==> flow/design.v <==
`timescale 1ns / 1ps
module div_iter (
  input div_clk,
  input resetn,
  input div,
  input div_signed,
  input [31:0] x,
  input [31:0] y,
  output [31:0]s,
  output [31:0] r,
  output reg complete
  );
  wire s_sign;
  wire r_sign;
  wire [31:0] x_abs;
  wire [31:0] y_abs;
  assign s_sign = div_signed ? (x[31] ^ y[31]) : 1'b0;
  assign r_sign = div_signed ? x[31] : 1'b0;
  assign x_abs  = div_signed ? (x[31] ? ~x + 32'd1 : x) : x;
  assign y_abs  = div_signed ? (y[31] ? ~y + 32'd1 : y) : y;
  wire [63:0] op_x_tmp;
  wire [32:0] op_x_high;
  wire        op_x_update;
  wire [32:0] sub_res;
  wire [31:0] r_tmp;
  wire [31:0] s_tmp1;
  reg  [63:0] op_x;
  reg  [32:0] op_y;
  reg  [5:0]  count;
  reg  [31:0] s_tmp;
  always @ ( posedge div_clk )
  begin
    if(!resetn)
    begin
      complete <= 1'b0;
      count    <= 6'd0;
      s_tmp    <= 32'd0;
    end
    else if(div&&!complete)
    begin
      if(count == 6'd0)
      begin
        op_x <= {32'd0,x_abs};
        op_y <= {1'b0,y_abs};
      end
      else if(op_x_update)
      begin
        op_x <= {sub_res,op_x_tmp[30:0]};
      end
      else if(!op_x_update)
        op_x <= op_x_tmp;
      count <= count == 6'd32 ? 6'd0 : count + 6'd1;
      complete <= count == 6'd32 ? 1'b1 : complete;
      s_tmp <= {s_tmp1[31:1],op_x_update};
    end
    else if(complete)
      complete <= 1'b0;
  end
assign s_tmp1 = (count == 6'd0) ? s_tmp : s_tmp << 1;
assign op_x_tmp = (count == 6'd0 || count == 6'd1) ? op_x : op_x << 1;
assign op_x_high = op_x_tmp[63:31];
assign sub_res = op_x_high + ~op_y + 1;
assign op_x_update = ~sub_res[32];
assign r_tmp = complete ? op_x[62:31] : 32'd0;
assign s = div_signed ? (s_sign ? ~s_tmp + 32'd1 : s_tmp) : s_tmp;
assign r = div_signed ? (r_sign ? ~r_tmp + 32'd1 : r_tmp) : r_tmp;
endmodule  
==> Tool chain data of div_iter <==
The steps from the RTL of div_iter to its reports follow in flow order.
Line numbers count from 1 in the design file above.
{ "inputs": {"design": "div_iter", "clock": "div_clk", "library": "sky130hd", "pvt_corner": "tt_025C_1v80"} }

==> Word-level counts <==
Source: Yosys, flattened and elaborated, memories not mapped. Widths are those after wreduce. Registers that Yosys merges into a memory's read port (data or address) are not register bits. Print and check cells do not count. Equal cells are merged and count once.
{ "bits": {"register_bits": 135, "input_bits": 68, "output_inout_bits": 65, "wordCells": 51} }
{ "op_classes": {"n_addsub": 7, "equal": 3, "n_mux": 17, "logic": 8, "reduce_logical": 8} }
{ "op_table": {"columns": ["op", "n"], "rows": [
  ["32-bit 2-to-1 mux", 10],
  ["32-bit by 1-bit adder with 32-bit output with constant B", 4],
  ["32-bit NOT", 4],
  ["64-bit 2-to-1 mux", 1],
  ["63-bit 2-to-1 mux", 1],
  ["32-bit NOT with 33-bit output", 1],
  ["33-bit by 1-bit adder with 33-bit output with constant B", 1],
  ["33-bit adder", 1],
  ["6-bit by 1-bit adder with 6-bit output with constant B", 1],
  ["6-bit by 1-bit == test with 1-bit output with constant B", 1],
  ["6-bit == test with constant B", 1],
  ["6-bit zero test", 1],
  ["6-bit 2-to-1 mux", 1],
  ["2-bit AND reduction", 2],
  ["1-bit 2-to-1 mux", 4],
  ["3-bit AND reduction", 1],
  ["1-bit NOT", 2],
  ["2-bit by 1-bit != test with 1-bit output with constant B", 1],
  ["2-bit OR reduction", 1],
  ["1-bit bitwise XOR", 1],
  ["1-bit logical AND", 1],
  ["1-bit logical OR", 1],
  ["1-bit zero test", 1]
]} }

==> Longest topological paths <==
Longest topological path by Yosys (ltp), each cell counted once; first at word level (registers and memories cut), then after technology mapping (sequential cells cut; the memories' decode and read muxes count).
{ "depth": {"depth_word": 7, "ABC_AREA": 0, "mapped_depth": 20, "ltp_nobuf": 16} }

==> Mapped cells and area <==
The flow's flattened synthesis, as Yosys stat reports it; memories are mapped. The netlist is that of the ABC_AREA named above (0 if unset); the other value can give another one.
{ "mapped": {"mapped_cells": 1236, "area_um2": 10334.9, "sequential_area_um2": 3663.5, "ff_cells": 135, "buffers": 62} }
{ "by_type": {"columns": ["type", "n", "type_area_um2"], "rows": [
  ["sky130_fd_sc_hd__edfxtp_1", 96, 2.88E+03],
  ["sky130_fd_sc_hd__dfxtp_1", 39, 780.749],
  ["sky130_fd_sc_hd__nand2_1", 173, 649.373],
  ["sky130_fd_sc_hd__xnor2_1", 70, 613.088],
  ["sky130_fd_sc_hd__xor2_1", 65, 569.296],
  ["sky130_fd_sc_hd__a21oi_1", 103, 515.494],
  ["sky130_fd_sc_hd__ha_1", 39, 487.968],
  ["sky130_fd_sc_hd__nor2_1", 115, 431.664],
  ["sky130_fd_sc_hd__o21ai_0", 78, 390.374],
  ["sky130_fd_sc_hd__mux2_2", 32, 360.346],
  ["sky130_fd_sc_hd__a21boi_0", 32, 240.23],
  ["sky130_fd_sc_hd__inv_1", 55, 206.448],
  ["sky130_fd_sc_hd__clkbuf_1", 54, 202.694],
  ["sky130_fd_sc_hd__o31ai_1", 25, 187.68],
  ["sky130_fd_sc_hd__nand3_1", 35, 175.168],
  ["sky130_fd_sc_hd__mux2i_1", 16, 160.154],
  ["sky130_fd_sc_hd__o41ai_1", 14, 122.618],
  ["sky130_fd_sc_hd__nor4_1", 19, 118.864]
]} }
Not listed: further types 42, cells in them 176.

==> Path before layout <==
Path of least setup slack by OpenSTA after synthesis, without wires, with an ideal clock, recovery checks aside; 20% of the period is set as input and as output delay. Where synthesis merged equal registers, the netlist keeps one of their names.
{ "synth_timing": {"path_type": "register -> register", "start": "register count[0]", "end": "register op_x[40]", "clock_period_ns": 5.0, "setup_ns": 0.266, "launch_ns": 0.000, "t_arrival_ns": 4.297, "required_time_ns": 4.734, "setup_slack_ns": 0.437, "delay_ns": 4.563, "stages": 19, "n_path_buf": 4, "period_less_setup_slack_ns": 4.563} }
"delay_ns" = arrival - input delay + setup time.
"stages": output pins that drive a net of the path, with the launching flip-flop's if there is one; two outputs of one cell count as two.
"period_less_setup_slack_ns" = period - worst setup slack (recovery checks aside). The figure is calculated, with input and output delays left at 20% of the set period.
The rows between start and end are the longest chain of elaborated cells between them; the timing report does not say that the signal goes this way. Where chains are equally long, one stands for them.
Each line given opens the expression or statement behind the cell; cells for indexed reads and writes are added by Yosys, which also makes memories of some case tables.
At most two assigning lines are given for a register; there are more.
{ "synth_via": {"path_cell_list": "sky130_fd_sc_hd__dfxtp_1 sky130_fd_sc_hd__inv_1 sky130_fd_sc_hd__ha_1 sky130_fd_sc_hd__nand3b_1 sky130_fd_sc_hd__and2_1 sky130_fd_sc_hd__buf_2 sky130_fd_sc_hd__clkbuf_1 sky130_fd_sc_hd__mux2_2 sky130_fd_sc_hd__ha_1 sky130_fd_sc_hd__clkbuf_1 sky130_fd_sc_hd__nand2_1 sky130_fd_sc_hd__or4_1 sky130_fd_sc_hd__a211oi_1 sky130_fd_sc_hd__o21ai_1 sky130_fd_sc_hd__mux2i_4 sky130_fd_sc_hd__nor2_2 sky130_fd_sc_hd__buf_2 sky130_fd_sc_hd__mux2i_1 sky130_fd_sc_hd__nor2_1", "elab_chain_len": 6, "cone_cells": 7, "cone_classes": "2 x add/sub; 1 x eq/ne; 2 x mux; 2 x reduce/logical"} }
{ "synth_rtl": {"columns": ["item", "line", "source"], "rows": [
  ["start, declared", 29, "reg  [5:0]  count;"],
  ["start, assigned", 36, "count    <= 6'd0;"],
  ["start, assigned", 52, "count <= count == 6'd32 ? 6'd0 : count + 6'd1;"],
  ["6-bit zero test", 60, "assign op_x_tmp = (count == 6'd0 || count == 6'd1) ? op_x : op_x << 1;"],
  ["1-bit logical OR", 60, null],
  ["64-bit 2-to-1 mux", 60, null],
  ["33-bit adder", 62, "assign sub_res = op_x_high + ~op_y + 1;"],
  ["33-bit by 1-bit adder with 33-bit output", 62, null],
  ["63-bit 2-to-1 mux", 46, "else if(op_x_update)"],
  ["end, assigned", 43, "op_x <= {32'd0,x_abs};"],
  ["end, assigned", 48, "op_x <= {sub_res,op_x_tmp[30:0]};"],
  ["end, declared", 27, "reg  [63:0] op_x;"]
]} }

==> Worst path after layout <==
From the final timing report of job 1: the path of least setup slack in the routed layout; clock arrival at registers is part of the times.
{ "layout_timing": {"path_type": "register -> register", "start": "register count[3]", "end": "register op_x[56]", "clock_period_ns": 3.35, "setup_ns": 0.25, "launch_ns": 0.43, "t_arrival_ns": 4.16, "required_time_ns": 3.52, "setup_slack_ns": -0.65, "stages": 16, "n_path_buf": 2} }
The rows between start and end are the longest chain of elaborated cells between them; the timing report does not say that the signal goes this way. Where chains are equally long, one stands for them.
At most two assigning lines are given for a register; there are more.
{ "layout_via": {"path_cell_list": "sky130_fd_sc_hd__dfxtp_2 sky130_fd_sc_hd__nor3_4 sky130_fd_sc_hd__nand3b_1 sky130_fd_sc_hd__and2_4 sky130_fd_sc_hd__buf_16 sky130_fd_sc_hd__mux2_4 sky130_fd_sc_hd__ha_4 sky130_fd_sc_hd__nand2_2 sky130_fd_sc_hd__or4_4 sky130_fd_sc_hd__a211oi_4 sky130_fd_sc_hd__o21ai_2 sky130_fd_sc_hd__mux2i_4 sky130_fd_sc_hd__nor2_4 sky130_fd_sc_hd__buf_12 sky130_fd_sc_hd__mux2i_1 sky130_fd_sc_hd__nor2_1", "elab_chain_len": 6, "cone_cells": 7, "cone_classes": "2 x add/sub; 1 x eq/ne; 2 x mux; 2 x reduce/logical"} }
{ "layout_rtl": {"columns": ["item", "line", "source"], "rows": [
  ["start, declared", 29, "reg  [5:0]  count;"],
  ["start, assigned", 36, "count    <= 6'd0;"],
  ["start, assigned", 52, "count <= count == 6'd32 ? 6'd0 : count + 6'd1;"],
  ["6-bit zero test", 60, "assign op_x_tmp = (count == 6'd0 || count == 6'd1) ? op_x : op_x << 1;"],
  ["1-bit logical OR", 60, null],
  ["64-bit 2-to-1 mux", 60, null],
  ["33-bit adder", 62, "assign sub_res = op_x_high + ~op_y + 1;"],
  ["33-bit by 1-bit adder with 33-bit output", 62, null],
  ["63-bit 2-to-1 mux", 46, "else if(op_x_update)"],
  ["end, assigned", 43, "op_x <= {32'd0,x_abs};"],
  ["end, assigned", 48, "op_x <= {sub_res,op_x_tmp[30:0]};"],
  ["end, declared", 27, "reg  [63:0] op_x;"]
]} }

Subject: div_iter on sky130hd, stored results

Hello all,

Settings and measured results of 4 stored flow runs for module div_iter (sky130hd), not sorted in any way. The constraints put input and output delay at 20% of the set period each and load the outputs with 0.01 pF.
By "achieved clock period (ns)" is meant the clock period of the run minus its worst setup slack. This is arithmetic on one report: input and output delays are still those of the set period (20% each).

settings of job 1
{
  "CELL_PAD_IN_SITES_DETAIL_PLACEMENT": 0,
  "CELL_PAD_IN_SITES_GLOBAL_PLACEMENT": 3,
  "CORE_MARGIN": 3,
  "CORE_UTILIZATION": 37,
  "PLACE_DENSITY_LB_ADDON": 0.15,
  "SETUP_SLACK_MARGIN": 0.72,
  "period_ns": 3.35,
  "CAP_MARGIN": 20,
  "SLEW_MARGIN": 20
}
report of job 1
yosys chip area after synthesis (um^2): 10334.9
finish__design__die__area: 29974.0
finish__design__instance__area__stdcell: 17470.5
finish__timing__setup__ws: -0.647
achieved clock period (ns): 3.997

settings of job 2
{
  "ABC_AREA": 1,
  "CELL_PAD_IN_SITES_GLOBAL_PLACEMENT": 0,
  "CORE_ASPECT_RATIO": 1.23,
  "CORE_UTILIZATION": 38,
  "CTS_CLUSTER_SIZE": 80,
  "GPL_ROUTABILITY_DRIVEN": 0,
  "GPL_TIMING_DRIVEN": 0,
  "HOLD_SLACK_MARGIN": 0.13,
  "PLACE_DENSITY": 0.4,
  "SETUP_SLACK_MARGIN": 0.56,
  "TNS_END_PERCENT": 40,
  "period_ns": 4.04,
  "CAP_MARGIN": 20,
  "CORE_MARGIN": 2,
  "SLEW_MARGIN": 20
}
report of job 2
yosys chip area after synthesis (um^2): 11673.7
finish__design__die__area: 32145.3
finish__design__instance__area__stdcell: 15683.8
finish__timing__setup__ws: 0.511
achieved clock period (ns): 3.529

settings of job 3
{
  "GPL_ROUTABILITY_DRIVEN": 1,
  "GPL_TIMING_DRIVEN": 0,
  "HOLD_SLACK_MARGIN": 0.16,
  "PLACE_DENSITY": 0.47,
  "period_ns": 5.0,
  "CAP_MARGIN": 20,
  "CORE_MARGIN": 2,
  "CORE_UTILIZATION": 40,
  "SLEW_MARGIN": 20
}
report of job 3
yosys chip area after synthesis (um^2): 10334.9
finish__design__die__area: 27139.3
finish__design__instance__area__stdcell: 12777.3
finish__timing__setup__ws: 0.142
achieved clock period (ns): 4.858

settings of job 4
{
  "CELL_PAD_IN_SITES_DETAIL_PLACEMENT": 0,
  "CORE_MARGIN": 5,
  "CORE_UTILIZATION": 24,
  "CTS_CLUSTER_DIAMETER": 241,
  "CTS_CLUSTER_SIZE": 40,
  "GPL_ROUTABILITY_DRIVEN": 1,
  "MAX_ROUTING_LAYER": "met5",
  "PLACE_DENSITY_LB_ADDON": 0.2,
  "SLEW_MARGIN": 0,
  "period_ns": 4.45,
  "CAP_MARGIN": 20
}
report of job 4
yosys chip area after synthesis (um^2): 10334.9
finish__design__die__area: 47312.8
finish__design__instance__area__stdcell: 13324.0
finish__timing__setup__ws: 0.234
achieved clock period (ns): 4.216

Thanks
